==> flow/design.v <==
module ALUcntrl
(
input [3:0] Opcode,
input [3:0] OpcodeExt_ImmHi,
input [15:0] Reg2Data,
input [3:0] Rsrc_ImmLo,
output reg [3:0] ALUctrl,
output reg [15:0] Rsrc_Imm
);
reg [15:0] signExt, zeroExt, shiftExt;
reg [7:0] Imm;
parameter ADDI = 4'b0101;
parameter SUBI = 4'b1001;
parameter CMPI = 4'b1011;
parameter ANDI = 4'b0001;
parameter ORI = 4'b0010;
parameter XORI = 4'b0011;
parameter MOVI = 4'b1101;
parameter LSH= 4'b1000;
parameter LUI = 4'b1111;
parameter ADD = 4'b0101;
parameter SUB = 4'b1001;
parameter CMP = 4'b1011;
parameter AND = 4'b0001;
parameter OR = 4'b0010;
parameter XOR = 4'b0011;
parameter MOV = 4'b1101;
always@(*) begin
	Rsrc_Imm <= 16'b0;
	Imm <= {OpcodeExt_ImmHi[3:0], Rsrc_ImmLo[3:0]};  
	zeroExt <= {8'b00000000, Imm[7:0]};  
	signExt <= {{8{Imm[7]}}, Imm[7:0]};  
	shiftExt <= {{12{Rsrc_ImmLo[3]}}, Imm[3:0]};  
	case(Opcode) 
		ADDI: begin ALUctrl <= 4'b0101; Rsrc_Imm <= signExt; end
		SUBI: begin ALUctrl <= 4'b1001; Rsrc_Imm <= signExt; end
		CMPI: begin ALUctrl <= 4'b1011; Rsrc_Imm <= signExt; end
		ANDI: begin ALUctrl <= 4'b0001; Rsrc_Imm <= zeroExt; end
		ORI: begin ALUctrl <= 4'b0010; Rsrc_Imm <= zeroExt; end
		XORI: begin ALUctrl <= 4'b0011; Rsrc_Imm <= zeroExt; end
		MOVI: begin ALUctrl <= 4'b1101; Rsrc_Imm <= zeroExt; end
		LSH:
			if(OpcodeExt_ImmHi[2])  
			begin
				ALUctrl <= 4'b0100;
			end
		else if (OpcodeExt_ImmHi[0])
			begin
				ALUctrl <= 4'b0111;  
				Rsrc_Imm <= shiftExt;
			end
		else 
			begin
				ALUctrl <= 4'b0000;  
				Rsrc_Imm <= shiftExt;
			end
		LUI:
		begin
			ALUctrl <= 4'b1111; 
			Rsrc_Imm <= {8'b0, Imm[7:0]};
		end
		default: case(OpcodeExt_ImmHi)  
			ADD: begin ALUctrl <= 4'b0101; Rsrc_Imm <= Reg2Data; end
			SUB: begin ALUctrl <= 4'b1001; Rsrc_Imm <= Reg2Data; end
			CMP: begin ALUctrl <= 4'b1011; Rsrc_Imm <= Reg2Data; end
			AND: begin ALUctrl <= 4'b0001; Rsrc_Imm <= Reg2Data; end
			OR: begin ALUctrl <= 4'b0010; Rsrc_Imm <= Reg2Data; end
			XOR: begin ALUctrl <= 4'b0011; Rsrc_Imm <= Reg2Data; end
			MOV: begin ALUctrl <= 4'b1101; Rsrc_Imm <= Reg2Data; end
			default: begin ALUctrl <= 4'b0000; Rsrc_Imm <= Reg2Data; end 
			endcase
		endcase
	end
endmodule
module ALU (
	input clk,
	input Reset,
	input ALUen,
	input [15:0] Rdest,
	input [15:0] Rsrc,
	input [3:0] alucont,
	output reg [15:0] result,
	output reg [15:0] PSR
);
parameter ADD = 4'b0101;
parameter SUB = 4'b1001;
parameter AND = 4'b0001;
parameter OR = 4'b0010;
parameter XOR = 4'b0011;
parameter LSH = 4'b0100;
parameter LSHI = 4'b0000;
parameter RSHI = 4'b0111;
parameter CMP = 4'b1011;
parameter MOV = 4'b1101;
parameter LUI = 4'b1111;
reg [16:0] temp;   
reg [15:0] PSR_next;  
always @(posedge clk) begin
	if (~Reset) PSR <= 16'b0;
	else PSR <= PSR_next & 16'h00E5;
end
always @(*) begin
	result = 16'b0;
	temp = 17'b0;
	PSR_next = PSR;
	if (ALUen) begin
	case (alucont)
		AND: result = Rdest & Rsrc;  
		OR: result = Rdest | Rsrc;   
		XOR: result = Rdest ^ Rsrc;  
		MOV: result = Rsrc; 		 
		ADD: begin
			temp = Rdest + Rsrc;  
			result = temp[15:0];  
			PSR_next[0] = temp[16];  
			PSR_next[5] = (Rdest[15] == Rsrc[15]) && (result[15] != Rdest[15]);  
		end
		SUB: begin
			temp = Rdest + (~Rsrc + 1);  
			result = temp[15:0];  
			PSR_next[0] = temp[16];  
			PSR_next[5] = (Rdest[15] != Rsrc[15]) && (result[15] != Rdest[15]);  
		end
		LSH: begin
			if (Rsrc == 16'b1111111111111111) begin       
				 result = Rdest >> 1;          				 
			end else if (Rsrc == 16'h0001) begin			 
				 result = Rdest << 1;          				 
			end else begin
				 result = Rdest;               				 
			end
      end
		LSHI:begin
			result = Rdest << Rsrc;  
		end
		RSHI:begin
			result = Rdest >> Rsrc;  
		end
		CMP: begin
			temp = Rdest - Rsrc;	 
		   result = 16'b0;
			PSR_next[6] = (temp[15:0] == 16'b0);    
			PSR_next[7] = temp[16];                 
			PSR_next[2] = (temp[15] == 1'b1);       
		end
		LUI:
			result = (Rsrc << 8) | Rdest[7:0];  
		default: result = 16'b0;  
	endcase
	end
end
endmodule
module mux(
input [15:0] data1, data2,
input select,
output [15:0] dataout
);
assign dataout = select ? data1 : data2;
endmodule
module Controller(
input clk,
input Reset,
input [3:0] OpCode,
input [3:0] OpCodeExt_ImmHi,
input [3:0] RSource_ImmLo,     
output reg AluEn,
output reg MemMuxEn,
output reg RegFileEn,
output reg MemWriteEn,
output reg PCEn,
output reg InstrEn,
output reg PCRead,
output reg PCWrite
);
reg [3:0] state;
reg [3:0] NS;
parameter FETCH = 4'b0000;
parameter DECODE = 4'b0001;
parameter MEMEX = 4'b0010;  
parameter ALUEX = 4'b0011;  
parameter REGWB = 4'b0111;
parameter MEMWB = 4'b0100;
parameter JEX = 4'b0101;
parameter JEXWB = 4'b1000;
parameter PCUPDATE = 4'b1111;
parameter MEMTYPE = 4'b0100;
parameter BranchTYPE = 4'b1100;
always @(posedge clk) begin
	if(~Reset)
	begin
	state <= FETCH;
	end
	else state <= NS;
end
always @(*) begin
	NS <= FETCH;
	case(state)
		FETCH:NS<= DECODE;
		DECODE:begin
			case(OpCode)
				MEMTYPE:begin
					if(OpCodeExt_ImmHi == 4'b0000 || OpCodeExt_ImmHi == 4'b0100)begin
					NS <= MEMEX;  
					end
					if(OpCodeExt_ImmHi == 4'b1100 || OpCodeExt_ImmHi == 4'b1000 || OpCodeExt_ImmHi == 4'b1111)begin
					NS <= JEX;  
					end
				end
				BranchTYPE: NS <= JEX;
				default: NS <= ALUEX;
				endcase
		end
		MEMEX:NS <= MEMWB;
		ALUEX:NS <= REGWB;
		REGWB: NS <= JEX;
		MEMWB: NS <= JEX;
		JEX: NS <= JEXWB;
		JEXWB: NS <= PCUPDATE;
		PCUPDATE: NS <= FETCH;
		default:NS <= FETCH;
	endcase
		if(~Reset)
		begin
			NS <= FETCH;
		end
end
always @(*) begin
	AluEn <= 0;
	MemMuxEn <= 0;
	RegFileEn <= 0;
	PCEn <= 0;
	MemWriteEn <= 0;
	InstrEn <= 0;
	PCRead <= 0;
	PCWrite <= 0;
	case(state)
		FETCH:begin
			AluEn <= 0;
			MemMuxEn <= 0;
			RegFileEn <= 0;
			PCEn <= 0;
			MemWriteEn <= 0;
			InstrEn <= 1;
			PCRead <= 1;
			PCWrite <= 0;
		end
		DECODE:begin
		end
		MEMEX: begin
		MemMuxEn <= 1;
		end
		ALUEX:AluEn <= 1;
		MEMWB:begin
			if(OpCode == 4'b0100 && OpCodeExt_ImmHi == 4'b0100) begin
				MemWriteEn <=1;
				RegFileEn <= 0;
			end
			else if(OpCode == 4'b0100 && OpCodeExt_ImmHi == 4'b0000)begin
				MemMuxEn <= 1;
				RegFileEn <= 1;
			end
			else
			RegFileEn <=1;
		end
		REGWB: begin
		if((OpCode == 4'b0000 && OpCodeExt_ImmHi == 4'b1011)||(OpCode == 4'b1011 || (OpCode == 4'b0100 && OpCodeExt_ImmHi == 4'b0100))) RegFileEn <=0;
		else RegFileEn <=1;
		AluEn <= 1;
		end
		JEX: begin
			PCEn <= 1;
		end
		JEXWB: begin
			PCWrite <=1;
			MemWriteEn <= 1;
		end
		PCUPDATE: begin
			PCRead <= 1;
		end
		default: RegFileEn <=0;
		endcase
end
endmodule
module InstrReg(
input clk,
input En,
input [15:0] instruction,
output reg[3:0] opcode,
output reg[3:0] opcodeExt_ImmHi,
output reg[3:0] Rdest,
output reg[3:0] Rsrc_ImmLo
);
always @(posedge clk)
	if(En)begin
		opcode <= instruction[15:12];  
		Rdest <= instruction[11:8];	 
		opcodeExt_ImmHi <= instruction[7:4];	 
		Rsrc_ImmLo <= instruction[3:0];  
	end
endmodule
module PCControl(
input clk, PCen, Reset,
input [15:0] PSR,             
input [15:0] RegData,
input [3:0] dispLo,           
input [3:0] OpcodeExt_dispHi,
input [3:0] CondRlink,        
input [3:0] Opcode,           
output reg [15:0]PC           
);
reg [3:0] RlinkIndex;
reg [15:0] Rlink [7:0];
parameter JUMP = 4'b0100;
parameter BCOND = 4'b1100;
parameter EQ = 4'b0000;  
parameter NE = 4'b0001;  
parameter GE = 4'b1101;  
parameter CS = 4'b0010;  
parameter CC = 4'b0011;  
parameter HI = 4'b0100;  
parameter LS = 4'b0101;  
parameter LO = 4'b1010;  
parameter HS = 4'b1011;  
parameter GT = 4'b0110;  
parameter LE = 4'b0111;  
parameter FS = 4'b1000;  
parameter FC = 4'b1001;  
parameter LT = 4'b1100;  
parameter UC = 4'b1110;  
parameter JAL = 4'b1000;  
parameter JCOND = 4'b1100;  
parameter RET = 4'b1111;  
always @(posedge clk) begin
if(~Reset) begin
	PC <= 16'h0;
	RlinkIndex <= 4'd0;
end
else if(PCen)begin
    case (Opcode)
        JUMP: begin
            case (OpcodeExt_dispHi)
                JAL: begin
						  if (RlinkIndex < 8) begin
								Rlink[RlinkIndex] <= PC + 1'b1;
								RlinkIndex <= RlinkIndex + 1'b1;
							end
                    PC <= RegData;
                end
                JCOND: begin
                    case (CondRlink)
                        EQ: PC <= PSR[6] ? RegData : PC + 1'b1;   
                        NE: PC <= ~PSR[6] ? RegData : PC + 1'b1;  
                        GE: PC <= (PSR[7] | PSR[6]) ? RegData : PC + 1'b1;  
                        CS: PC <= PSR[0] ? RegData : PC + 1'b1;  
                        CC: PC <= ~PSR[0] ? RegData : PC + 1'b1;  
                        HI: PC <= PSR[2] ? RegData : PC + 1'b1;  
                        LS: PC <= ~PSR[2] ? RegData : PC + 1'b1;  
                        LO: PC <= (~PSR[2] & ~PSR[6]) ? RegData : PC + 1'b1;  
                        HS: PC <= (PSR[2] | PSR[6]) ? RegData : PC + 1'b1;  
                        GT: PC <= PSR[7] ? RegData : PC + 1'b1;  
                        LE: PC <= ~PSR[7] ? RegData : PC + 1'b1;  
                        FS: PC <= PSR[5] ? RegData : PC + 1'b1;  
                        FC: PC <= ~PSR[5] ? RegData : PC + 1'b1;  
                        LT: PC <= (~PSR[7] & ~PSR[6]) ? RegData : PC + 1'b1;  
                        UC: PC <= RegData;  
                        default: PC <= PC + 1'b1;  
                    endcase
                end
                RET: begin
					 if(RlinkIndex >0) begin
							RlinkIndex <= RlinkIndex - 1;
                    PC <= Rlink[RlinkIndex - 1];
                end else begin
						 PC <= PC +1;
						 end
					 end
                default: PC <= PC + 1'b1;  
            endcase
        end
        BCOND: begin
            case (CondRlink)
                EQ: PC <= PSR[6] ? PC + {{8{OpcodeExt_dispHi[3]}},OpcodeExt_dispHi[3:0], dispLo[3:0]} : PC + 1'b1;   
                NE: PC <= ~PSR[6] ? PC + {{8{OpcodeExt_dispHi[3]}},OpcodeExt_dispHi[3:0], dispLo[3:0]} : PC + 1'b1;  
                GE: PC <= (PSR[7] | PSR[6]) ? PC + {{8{OpcodeExt_dispHi[3]}},OpcodeExt_dispHi[3:0], dispLo[3:0]} : PC + 1'b1;  
                CS: PC <= PSR[0] ? PC + {{8{OpcodeExt_dispHi[3]}},OpcodeExt_dispHi[3:0], dispLo[3:0]} : PC + 1'b1;  
                CC: PC <= ~PSR[0] ? PC + {{8{OpcodeExt_dispHi[3]}},OpcodeExt_dispHi[3:0], dispLo[3:0]} : PC + 1'b1;  
                HI: PC <= PSR[2] ? PC + {{8{OpcodeExt_dispHi[3]}},OpcodeExt_dispHi[3:0], dispLo[3:0]} : PC + 1'b1;  
                LS: PC <= ~PSR[2] ? PC + {{8{OpcodeExt_dispHi[3]}},OpcodeExt_dispHi[3:0], dispLo[3:0]} : PC + 1'b1;  
                LO: PC <= (~PSR[2] & ~PSR[6]) ? PC + {{8{OpcodeExt_dispHi[3]}},OpcodeExt_dispHi[3:0], dispLo[3:0]} : PC + 1'b1;  
                HS: PC <= (PSR[2] | PSR[6]) ? PC + {{8{OpcodeExt_dispHi[3]}},OpcodeExt_dispHi[3:0], dispLo[3:0]} : PC + 1'b1;  
                GT: PC <= PSR[7] ? PC + {{8{OpcodeExt_dispHi[3]}},OpcodeExt_dispHi[3:0], dispLo[3:0]} : PC + 1'b1;  
                LE: PC <= ~PSR[7] ? PC + {{8{OpcodeExt_dispHi[3]}},OpcodeExt_dispHi[3:0], dispLo[3:0]} : PC + 1'b1;  
                FS: PC <= PSR[5] ? PC + {{8{OpcodeExt_dispHi[3]}},OpcodeExt_dispHi[3:0], dispLo[3:0]} : PC + 1'b1;  
                FC: PC <= ~PSR[5] ? PC + {{8{OpcodeExt_dispHi[3]}},OpcodeExt_dispHi[3:0], dispLo[3:0]} : PC + 1'b1;  
                LT: PC <= (~PSR[7] & ~PSR[6]) ? PC + {{8{OpcodeExt_dispHi[3]}},OpcodeExt_dispHi[3:0], dispLo[3:0]} : PC + 1'b1;  
                UC: PC <= PC + {{8{OpcodeExt_dispHi[3]}},OpcodeExt_dispHi[3:0], dispLo[3:0]};  
                default: PC <= PC + 1'b1;  
            endcase
        end
        default: PC <= PC + 1'b1;  
    endcase
	 end
end
endmodule
module RegFile (
	 input Reset,
    input clk,                     
    input En,                      
    input [3:0] read_addr,         
    input [3:0] readwrite_addr,    
    input [15:0] write_data,       
    output [15:0] read_data1,      
    output [15:0] read_data2       
);
	reg [15:0] registers [15:0];
	integer i;  
always @(posedge clk) begin
        if (!Reset) begin
            for (i = 0; i < 16; i = i + 1) begin
		    registers[i] <= 16'h0000;  
            end
        end 
	else if (En) begin  
            registers[readwrite_addr] <= write_data;  
        end
		  end
 assign read_data2 = registers[read_addr];  
 assign read_data1 = registers[readwrite_addr];  
endmodule
module CPUCore(
input clk,
input Reset,
output wire [15:0] mem_addr,
output wire        mem_we,
output wire [15:0] mem_wdata,
input  wire [15:0] mem_rdata
);
wire[3:0] OpCodeExt_ImmHi;
wire[3:0] OpCode;
wire[3:0] Rdest;
wire[3:0] Rsrc_ImmLo;
wire AluEn;
wire MemMuxEn;
wire RegFileEn;
wire MemWriteEn;
wire PCEn;
wire InstrEn;
wire PCRead;
wire PCWrite;
wire [15:0] PC;
wire[15:0] read_data1;  
wire[15:0] read_data2;
wire [15:0] MemData;
wire [15:0] Rsrc_ImmData;
wire [15:0] ALUResult;
wire [15:0] PSR;
wire [3:0]alucont;
wire [15:0] Mem_a1;
wire [15:0] MemAddr;
wire [15:0] AluMuxOut;
wire [15:0] MemDataFromMux;
assign MemData   = mem_rdata;
assign mem_addr  = MemAddr;
assign mem_we    = MemWriteEn;
assign mem_wdata = MemDataFromMux;
InstrReg InstrReg(
.clk(clk),
.En(InstrEn),
.instruction(MemData),
.opcode(OpCode),
.opcodeExt_ImmHi(OpCodeExt_ImmHi),
.Rdest(Rdest),
.Rsrc_ImmLo(Rsrc_ImmLo)
);
Controller Controller(
	.clk(clk),
	.Reset(Reset),
	.OpCode(OpCode),
	.OpCodeExt_ImmHi(OpCodeExt_ImmHi),
	.RSource_ImmLo(Rsrc_ImmLo),
	.AluEn(AluEn),
	.MemMuxEn(MemMuxEn),
	.RegFileEn(RegFileEn),
	.PCEn(PCEn),
	.PCRead(PCRead),
	.PCWrite(PCWrite),
	.MemWriteEn(MemWriteEn),
	.InstrEn(InstrEn)
);
PCControl PCControl(
	.Reset(Reset),
	.clk(clk),
	.PSR(PSR),
	.PCen(PCEn),
	.RegData(read_data2),
	.dispLo(Rsrc_ImmLo),   
	.OpcodeExt_dispHi(OpCodeExt_ImmHi),
	.CondRlink(Rdest),
	.Opcode(OpCode),  
	.PC(PC)  
);
RegFile RegFile (
	 .Reset(Reset),
    .clk(clk),                 
    .En(RegFileEn),                  
    .read_addr(Rsrc_ImmLo),  
    .readwrite_addr(Rdest),    
    .write_data(AluMuxOut),   
    .read_data1(read_data1),  
    .read_data2(read_data2)   
);
ALUcntrl ALUcntrl
(
	.Opcode(OpCode),
	.OpcodeExt_ImmHi(OpCodeExt_ImmHi),
	.Reg2Data(read_data2),
	.Rsrc_ImmLo(Rsrc_ImmLo),
	.ALUctrl(alucont),
	.Rsrc_Imm(Rsrc_ImmData)
);
ALU ALU (
	.clk(clk),
	.Reset(Reset),
	.ALUen(AluEn),
	.Rdest(read_data1),
	.Rsrc(Rsrc_ImmData),
	.alucont(alucont),
	.result(ALUResult),
	.PSR(PSR)
);
mux muxALu(
.select(MemMuxEn),
.data1(MemData),
.data2(ALUResult),
.dataout(AluMuxOut)
);
mux muxMEM1(
.select(PCWrite),
.data1(16'h8000),
.data2(read_data2),  
.dataout(Mem_a1)
);
mux muxMEM2(
.select(PCRead),
.data1(PC),
.data2(Mem_a1),
.dataout(MemAddr)
);
mux muxMEMdata(
.select(PCWrite),
.data1(PC),
.data2(read_data1),
.dataout(MemDataFromMux)
);
endmodule
# Tool chain data of CPUCore
# Tool output for the design above, in the order of the flow.
# Line numbers count from 1 in the design file above.
# Library cell names are shortened.
design:
  design: "CPUCore"
  clk_port: "clk"
  cell_library: "sky130hd"
  corner: "tt_025C_1v80"

# Elaborated design
# Counts by Yosys on the flattened word-level netlist (proc, flatten, opt, wreduce; memories kept). Print and check cells are left out.
# Memory sizes are those after Yosys's memory passes, which may raise the word count (mostly to a power of two), join words into wider ones and drop unused or constant bits.
bits:
  in_bits: 18
  n_memories: 2
  wordCells: 217
  mem_bits_rw: 384
  register_bits: 45
  output_inout_bits: 33
classes:
  reduce_logical: 26
  shift: 2
  muxes: 93
  n_logic: 12
  n_addsub: 9
  n_cmp: 2
  n_eq: 62
memory_table:
  columns: ["memory", "words", "word_bits", "line_no", "rtl"]
  rows:
  - ["RegFile.registers", 16, 16, 415, "reg [15:0] registers [15:0];"]
  - ["PCControl.Rlink", 8, 16, 312, "reg [15:0] Rlink [7:0];"]
ops:
  columns: ["cell", "count"]
  rows:
  - ["two-way mux 16 bit", 44]
  - ["case mux 16 bit (select 15 bit)", 2]
  - ["case mux 16 bit (select 10 bit)", 1]
  - ["equality test 4 bit (second input constant)", 25]
  - ["case mux 16 bit (select 3 bit)", 2]
  - ["equality test 4 x 3 -> 1 bit (second input constant)", 14]
  - ["case mux 4 bit (select 7 bit)", 2]
  - ["equality test 4 x 2 -> 1 bit (second input constant)", 10]
  - ["case mux 4 bit (select 9 bit)", 1]
  - ["adder 16 x 1 -> 16 bit (second input constant)", 2]
  - ["case mux 16 bit (select 2 bit)", 1]
  - ["two-way mux 4 bit", 8]
  - ["equality test 4 x 1 -> 1 bit (second input constant)", 5]
  - ["logical NOT 4 bit", 5]
  - ["two-way mux 1 bit", 18]
  - ["two-way mux 3 bit", 6]
  - ["adder 16 x 16 -> 17 bit", 1]
  - ["subtractor 16 x 16 -> 17 bit", 1]
  - ["adder 16 x 17 -> 17 bit", 1]
  - ["inverter 16 -> 17 bit", 1]
  - ["adder 17 x 1 -> 17 bit (second input constant)", 1]
  - ["equality test 16 x 1 -> 1 bit (second input constant)", 1]
  - ["adder 16 bit", 1]
  - ["equality test 16 bit (second input constant)", 1]
  - ["bitwise AND 16 bit", 1]
  - ["OR 16 bit", 1]
  - ["XOR 16 bit", 1]
  - ["<< shifter 16 x 16 -> 16 bit", 1]
# Not listed: further kinds 24, cells in them 48.

# Depth
# Longest topological path by Yosys (ltp), each cell counted once; first at word level (registers and memories cut), then after technology mapping (sequential cells cut; the memories' decode and read muxes count).
logic_depth:
  depth_word: 11
  abc_area: 1
  depth_mapped: 30

# Netlist
# Yosys stat after the flow's synthesis: flattened, memories mapped to cells. It holds for the ABC_AREA given above (unset counts as 0); a run with the other value may have another netlist.
# Totals and module areas in this step are rounded.
types:
  columns: ["cell_type", "count", "area_total_um2"]
  rows:
  - ["edfxtp_1", 400, 1.2E+04]
  - ["nand2_1", 941, 3.53E+03]
  - ["o21ai_0", 659, 3.3E+03]
  - ["a21oi_1", 579, 2.9E+03]
  - ["nand3_1", 492, 2.46E+03]
  - ["inv_1", 405, 1.52E+03]
  - ["nor2_1", 305, 1.14E+03]
  - ["clkbuf_1", 232, 870.835]
  - ["dfxtp_1", 42, 840.806]
  - ["a21oi_2", 91, 797.014]
  - ["ha_1", 56, 700.672]
  - ["o211ai_1", 89, 668.141]
  - ["nand4_1", 95, 594.32]
  - ["buf_2", 69, 345.331]
  - ["o22ai_1", 55, 344.08]
  - ["buf_6", 24, 270.259]
  - ["buf_4", 31, 232.723]
  - ["nand2_2", 34, 212.704]
# Other cell types: 48; their cells: 350.
synth_totals:
  ff_cells: 442
  cell_count: 4949
  buffers: 366
  mapped_area_um2: 35280

# Path before layout
# Source: OpenSTA report_checks on the synthesized netlist (no wires, ideal clock, input and output delay 20% of the period each), path of least setup slack; recovery checks are left aside. Register names are those of the netlist, which keeps one name where synthesis merged equal registers.
synth_timing:
  path_kind: "flip-flop to flip-flop"
  from: "register (no name shown)"
  to: "memory RegFile.registers[0][12]"
  driving_pins: 29
  required_ps: 7725
  arrival_ps: 3922
  setup_slack_ps: 3803
  delay_ps: 4197
  setup_ps: 275
  path_buffers: 5
  t_first_pin_ps: 0
  clock_period_ps: 8000
  synth_period_reached_ps: 4197
# "delay_ps" is the arrival time less input delay plus setup time.
# "driving_pins" counts driving pins, that of a launching flip-flop among them; a cell with two outputs on the path counts twice.
# "synth_period_reached_ps" is the clock period less the worst setup slack; recovery checks do not enter. This is arithmetic on one report: input and output delays are still those of the set period (20% each).
synth_between:
  cell_sequence: "dfxtp_1 -> buf_2 -> buf_2 -> buf_2 -> clkbuf_1 -> o21ai_0 -> nand3_1 -> nand3_1 -> nand2_1 -> inv_1 -> ha_1 -> fa_1 -> a21oi_1 -> o21ai_0 -> a21oi_1 -> nor2_1 -> o21ai_0 -> nand2_1 -> nand2_1 -> nand2_1 -> nand2_1 -> nand2_1 -> o21ai_0 -> a21oi_1 -> nor2_1 -> nand3_1 -> nand2_2 -> buf_6 -> a21oi_2"
synth_lines:
  columns: ["element", "line_no", "rtl"]
  rows:
  - ["to (decl)", 415, "reg [15:0] registers [15:0];"]
# Chain of elaborated cells between the ends: none given.

# Worst path after layout
# Path of least setup slack in the final report of job 1 (OpenROAD, finished layout, wires in). Where an end is a register, its clock arrival counts in the times.
# The path's times are printed in steps of 10 ps; the period is the one set.
layout_timing:
  path_kind: "flip-flop to output port"
  from: "register InstrReg.opcode[1]"
  to: "output port mem_we"
  driving_pins: 12
  t_first_pin_ps: 660
  arrival_ps: 4870
  setup_slack_ps: 2060
  required_ps: 6940
  path_buffers: 2
  clock_period_ps: 8670
  out_delay_ps: 1730
# The rows between start and end are the longest chain of elaborated cells between them; the timing report does not say that the signal goes this way. Where chains are equally long, one stands for them.
# Each line given opens the expression or statement behind the cell; cells for indexed reads and writes are added by Yosys, which also makes memories of some case tables.
layout_between:
  cell_sequence: "edfxtp_1 -> nor2_2 -> inv_1 -> nor2_1 -> buf_4 -> clkinv_1 -> nor2_2 -> clkinv_1 -> nor3_1 -> nand2_1 -> nand2_1 -> clkdlybuf4s50_1"
  elab_chain_len: 4
  cone_cells: 4
  cone_classes: "1 x eq/ne; 2 x mux; 1 x reduce/logical"
layout_lines:
  columns: ["element", "line_no", "rtl"]
  rows:
  - ["from (decl)", 288, "output reg[3:0] opcode,"]
  - ["from (assign)", 295, "opcode <= instruction[15:12];"]
  - ["equality test 4 x 3 -> 1 bit", 254, "if(OpCode == 4'b0100 && OpCodeExt_ImmHi == 4'b0100) begin"]
  - ["logical AND 1 bit", 254, null]
  - ["two-way mux 1 bit", 254, null]
  - ["case mux 1 bit (select 2 bit)", 236, "case(state)"]
  - ["to (decl)", 434, "output wire        mem_we,"]

Lab notebook: CPUCore

Measured results for CPUCore: 4 stored runs of the Yosys and OpenROAD flow on sky130hd. The settings differ; the order carries no meaning. The constraints put input and output delay at 20% of the set period each and load the outputs with 0.01 pF.
"total_power_uw" is the tool's figure for a default switching activity; nothing was simulated.
Measured values are rounded.

--- job 1 ---
==> flow/run.sh <==
#!/bin/bash
# the make line also repeats the synthesis and layout settings of config.mk as NAME=value (left out here)
make -C /OpenROAD-flow-scripts/flow DESIGN_CONFIG=/design/flow/config.mk WORK_HOME=/design/flow/orfs CLKGATE_MAP_FILE= finish
==> flow/config.mk <==
export PLATFORM = sky130hd
export DESIGN_NAME = CPUCore
export DESIGN_NICKNAME = CPUCore
export VERILOG_FILES = /design/flow/design.v
export SDC_FILE = /design/flow/constraint.sdc
export NUM_CORES = 4
export LEC_CHECK = 0
export ABC_AREA = 1
export CAP_MARGIN = 20
export CELL_PAD_IN_SITES_DETAIL_PLACEMENT = 1
export CELL_PAD_IN_SITES_GLOBAL_PLACEMENT = 1
export CORE_ASPECT_RATIO = 1.29
export CORE_MARGIN = 5
export CORE_UTILIZATION = 44
export CTS_CLUSTER_DIAMETER = 345
export CTS_CLUSTER_SIZE = 23
export GPL_TIMING_DRIVEN = 1
export MAX_ROUTING_LAYER = met5
export MIN_ROUTING_LAYER = met1
export PLACE_DENSITY_LB_ADDON = 0.13
export SETUP_SLACK_MARGIN = -0.77
export SLEW_MARGIN = 20
==> flow/constraint.sdc <==
create_clock -name core_clock -period 8.67 [get_ports {clk}]
set_input_delay 1.7340 -clock core_clock [delete_from_list [all_inputs] [get_ports {clk}]]
set_output_delay 1.7340 -clock core_clock [all_outputs]
set_load 0.01 [all_outputs]

==> results, as YAML <==
results:
  synthesis_area_um2: 35280
  final_die_area_um2: 85980
  total_power_uw: 5747
  setup_worst_slack_ps: 2062
  utilization_pct: 46.5
  final_setup_tns_ps: 0

--- job 2 ---
==> flow/run.sh <==
#!/bin/bash
# the make line also repeats the synthesis and layout settings of config.mk as NAME=value (left out here)
make -C /OpenROAD-flow-scripts/flow DESIGN_CONFIG=/design/flow/config.mk WORK_HOME=/design/flow/orfs CLKGATE_MAP_FILE= finish
==> flow/config.mk <==
export PLATFORM = sky130hd
export DESIGN_NAME = CPUCore
export DESIGN_NICKNAME = CPUCore
export VERILOG_FILES = /design/flow/design.v
export SDC_FILE = /design/flow/constraint.sdc
export NUM_CORES = 4
export LEC_CHECK = 0
export CAP_MARGIN = 20
export CORE_MARGIN = 2
export CORE_UTILIZATION = 40
export PLACE_DENSITY = 0.6
export SLEW_MARGIN = 20
==> flow/constraint.sdc <==
create_clock -name core_clock -period 6.74 [get_ports {clk}]
set_input_delay 1.3480 -clock core_clock [delete_from_list [all_inputs] [get_ports {clk}]]
set_output_delay 1.3480 -clock core_clock [all_outputs]
set_load 0.01 [all_outputs]

==> results, as YAML <==
results:
  synthesis_area_um2: 31350
  final_die_area_um2: 80640
  total_power_uw: 8229
  setup_worst_slack_ps: 877
  utilization_pct: 44.9
  final_setup_tns_ps: 0

--- job 3 ---
==> flow/run.sh <==
#!/bin/bash
# the make line also repeats the synthesis and layout settings of config.mk as NAME=value (left out here)
make -C /OpenROAD-flow-scripts/flow DESIGN_CONFIG=/design/flow/config.mk WORK_HOME=/design/flow/orfs CLKGATE_MAP_FILE= finish
==> flow/config.mk <==
export PLATFORM = sky130hd
export DESIGN_NAME = CPUCore
export DESIGN_NICKNAME = CPUCore
export VERILOG_FILES = /design/flow/design.v
export SDC_FILE = /design/flow/constraint.sdc
export NUM_CORES = 4
export LEC_CHECK = 0
export ABC_AREA = 1
export CAP_MARGIN = 20
export CELL_PAD_IN_SITES_DETAIL_PLACEMENT = 0
export CELL_PAD_IN_SITES_GLOBAL_PLACEMENT = 0
export CORE_MARGIN = 2
export CORE_UTILIZATION = 52
export CTS_CLUSTER_SIZE = 85
export GPL_ROUTABILITY_DRIVEN = 1
export MIN_ROUTING_LAYER = met1
export SETUP_SLACK_MARGIN = 0.34
export SLEW_MARGIN = 20
export TNS_END_PERCENT = 50
==> flow/constraint.sdc <==
create_clock -name core_clock -period 8.16 [get_ports {clk}]
set_input_delay 1.6320 -clock core_clock [delete_from_list [all_inputs] [get_ports {clk}]]
set_output_delay 1.6320 -clock core_clock [all_outputs]
set_load 0.01 [all_outputs]

==> results, as YAML <==
results:
  synthesis_area_um2: 35280
  final_die_area_um2: 69940
  total_power_uw: 6886
  setup_worst_slack_ps: 1625
  utilization_pct: 56.0
  final_setup_tns_ps: 0

--- job 4 ---
==> flow/run.sh <==
#!/bin/bash
# the make line also repeats the synthesis and layout settings of config.mk as NAME=value (left out here)
make -C /OpenROAD-flow-scripts/flow DESIGN_CONFIG=/design/flow/config.mk WORK_HOME=/design/flow/orfs CLKGATE_MAP_FILE= finish
==> flow/config.mk <==
export PLATFORM = sky130hd
export DESIGN_NAME = CPUCore
export DESIGN_NICKNAME = CPUCore
export VERILOG_FILES = /design/flow/design.v
export SDC_FILE = /design/flow/constraint.sdc
export NUM_CORES = 4
export LEC_CHECK = 0
export CAP_MARGIN = 20
export CORE_MARGIN = 2
export CORE_UTILIZATION = 40
export PLACE_DENSITY = 0.6
export SETUP_SLACK_MARGIN = 1.31
export SLEW_MARGIN = 20
==> flow/constraint.sdc <==
create_clock -name core_clock -period 6.74 [get_ports {clk}]
set_input_delay 1.3480 -clock core_clock [delete_from_list [all_inputs] [get_ports {clk}]]
set_output_delay 1.3480 -clock core_clock [all_outputs]
set_load 0.01 [all_outputs]

==> results, as YAML <==
results:
  synthesis_area_um2: 31350
  final_die_area_um2: 80640
  total_power_uw: 8249
  setup_worst_slack_ps: 1340
  utilization_pct: 45.3
  final_setup_tns_ps: 0
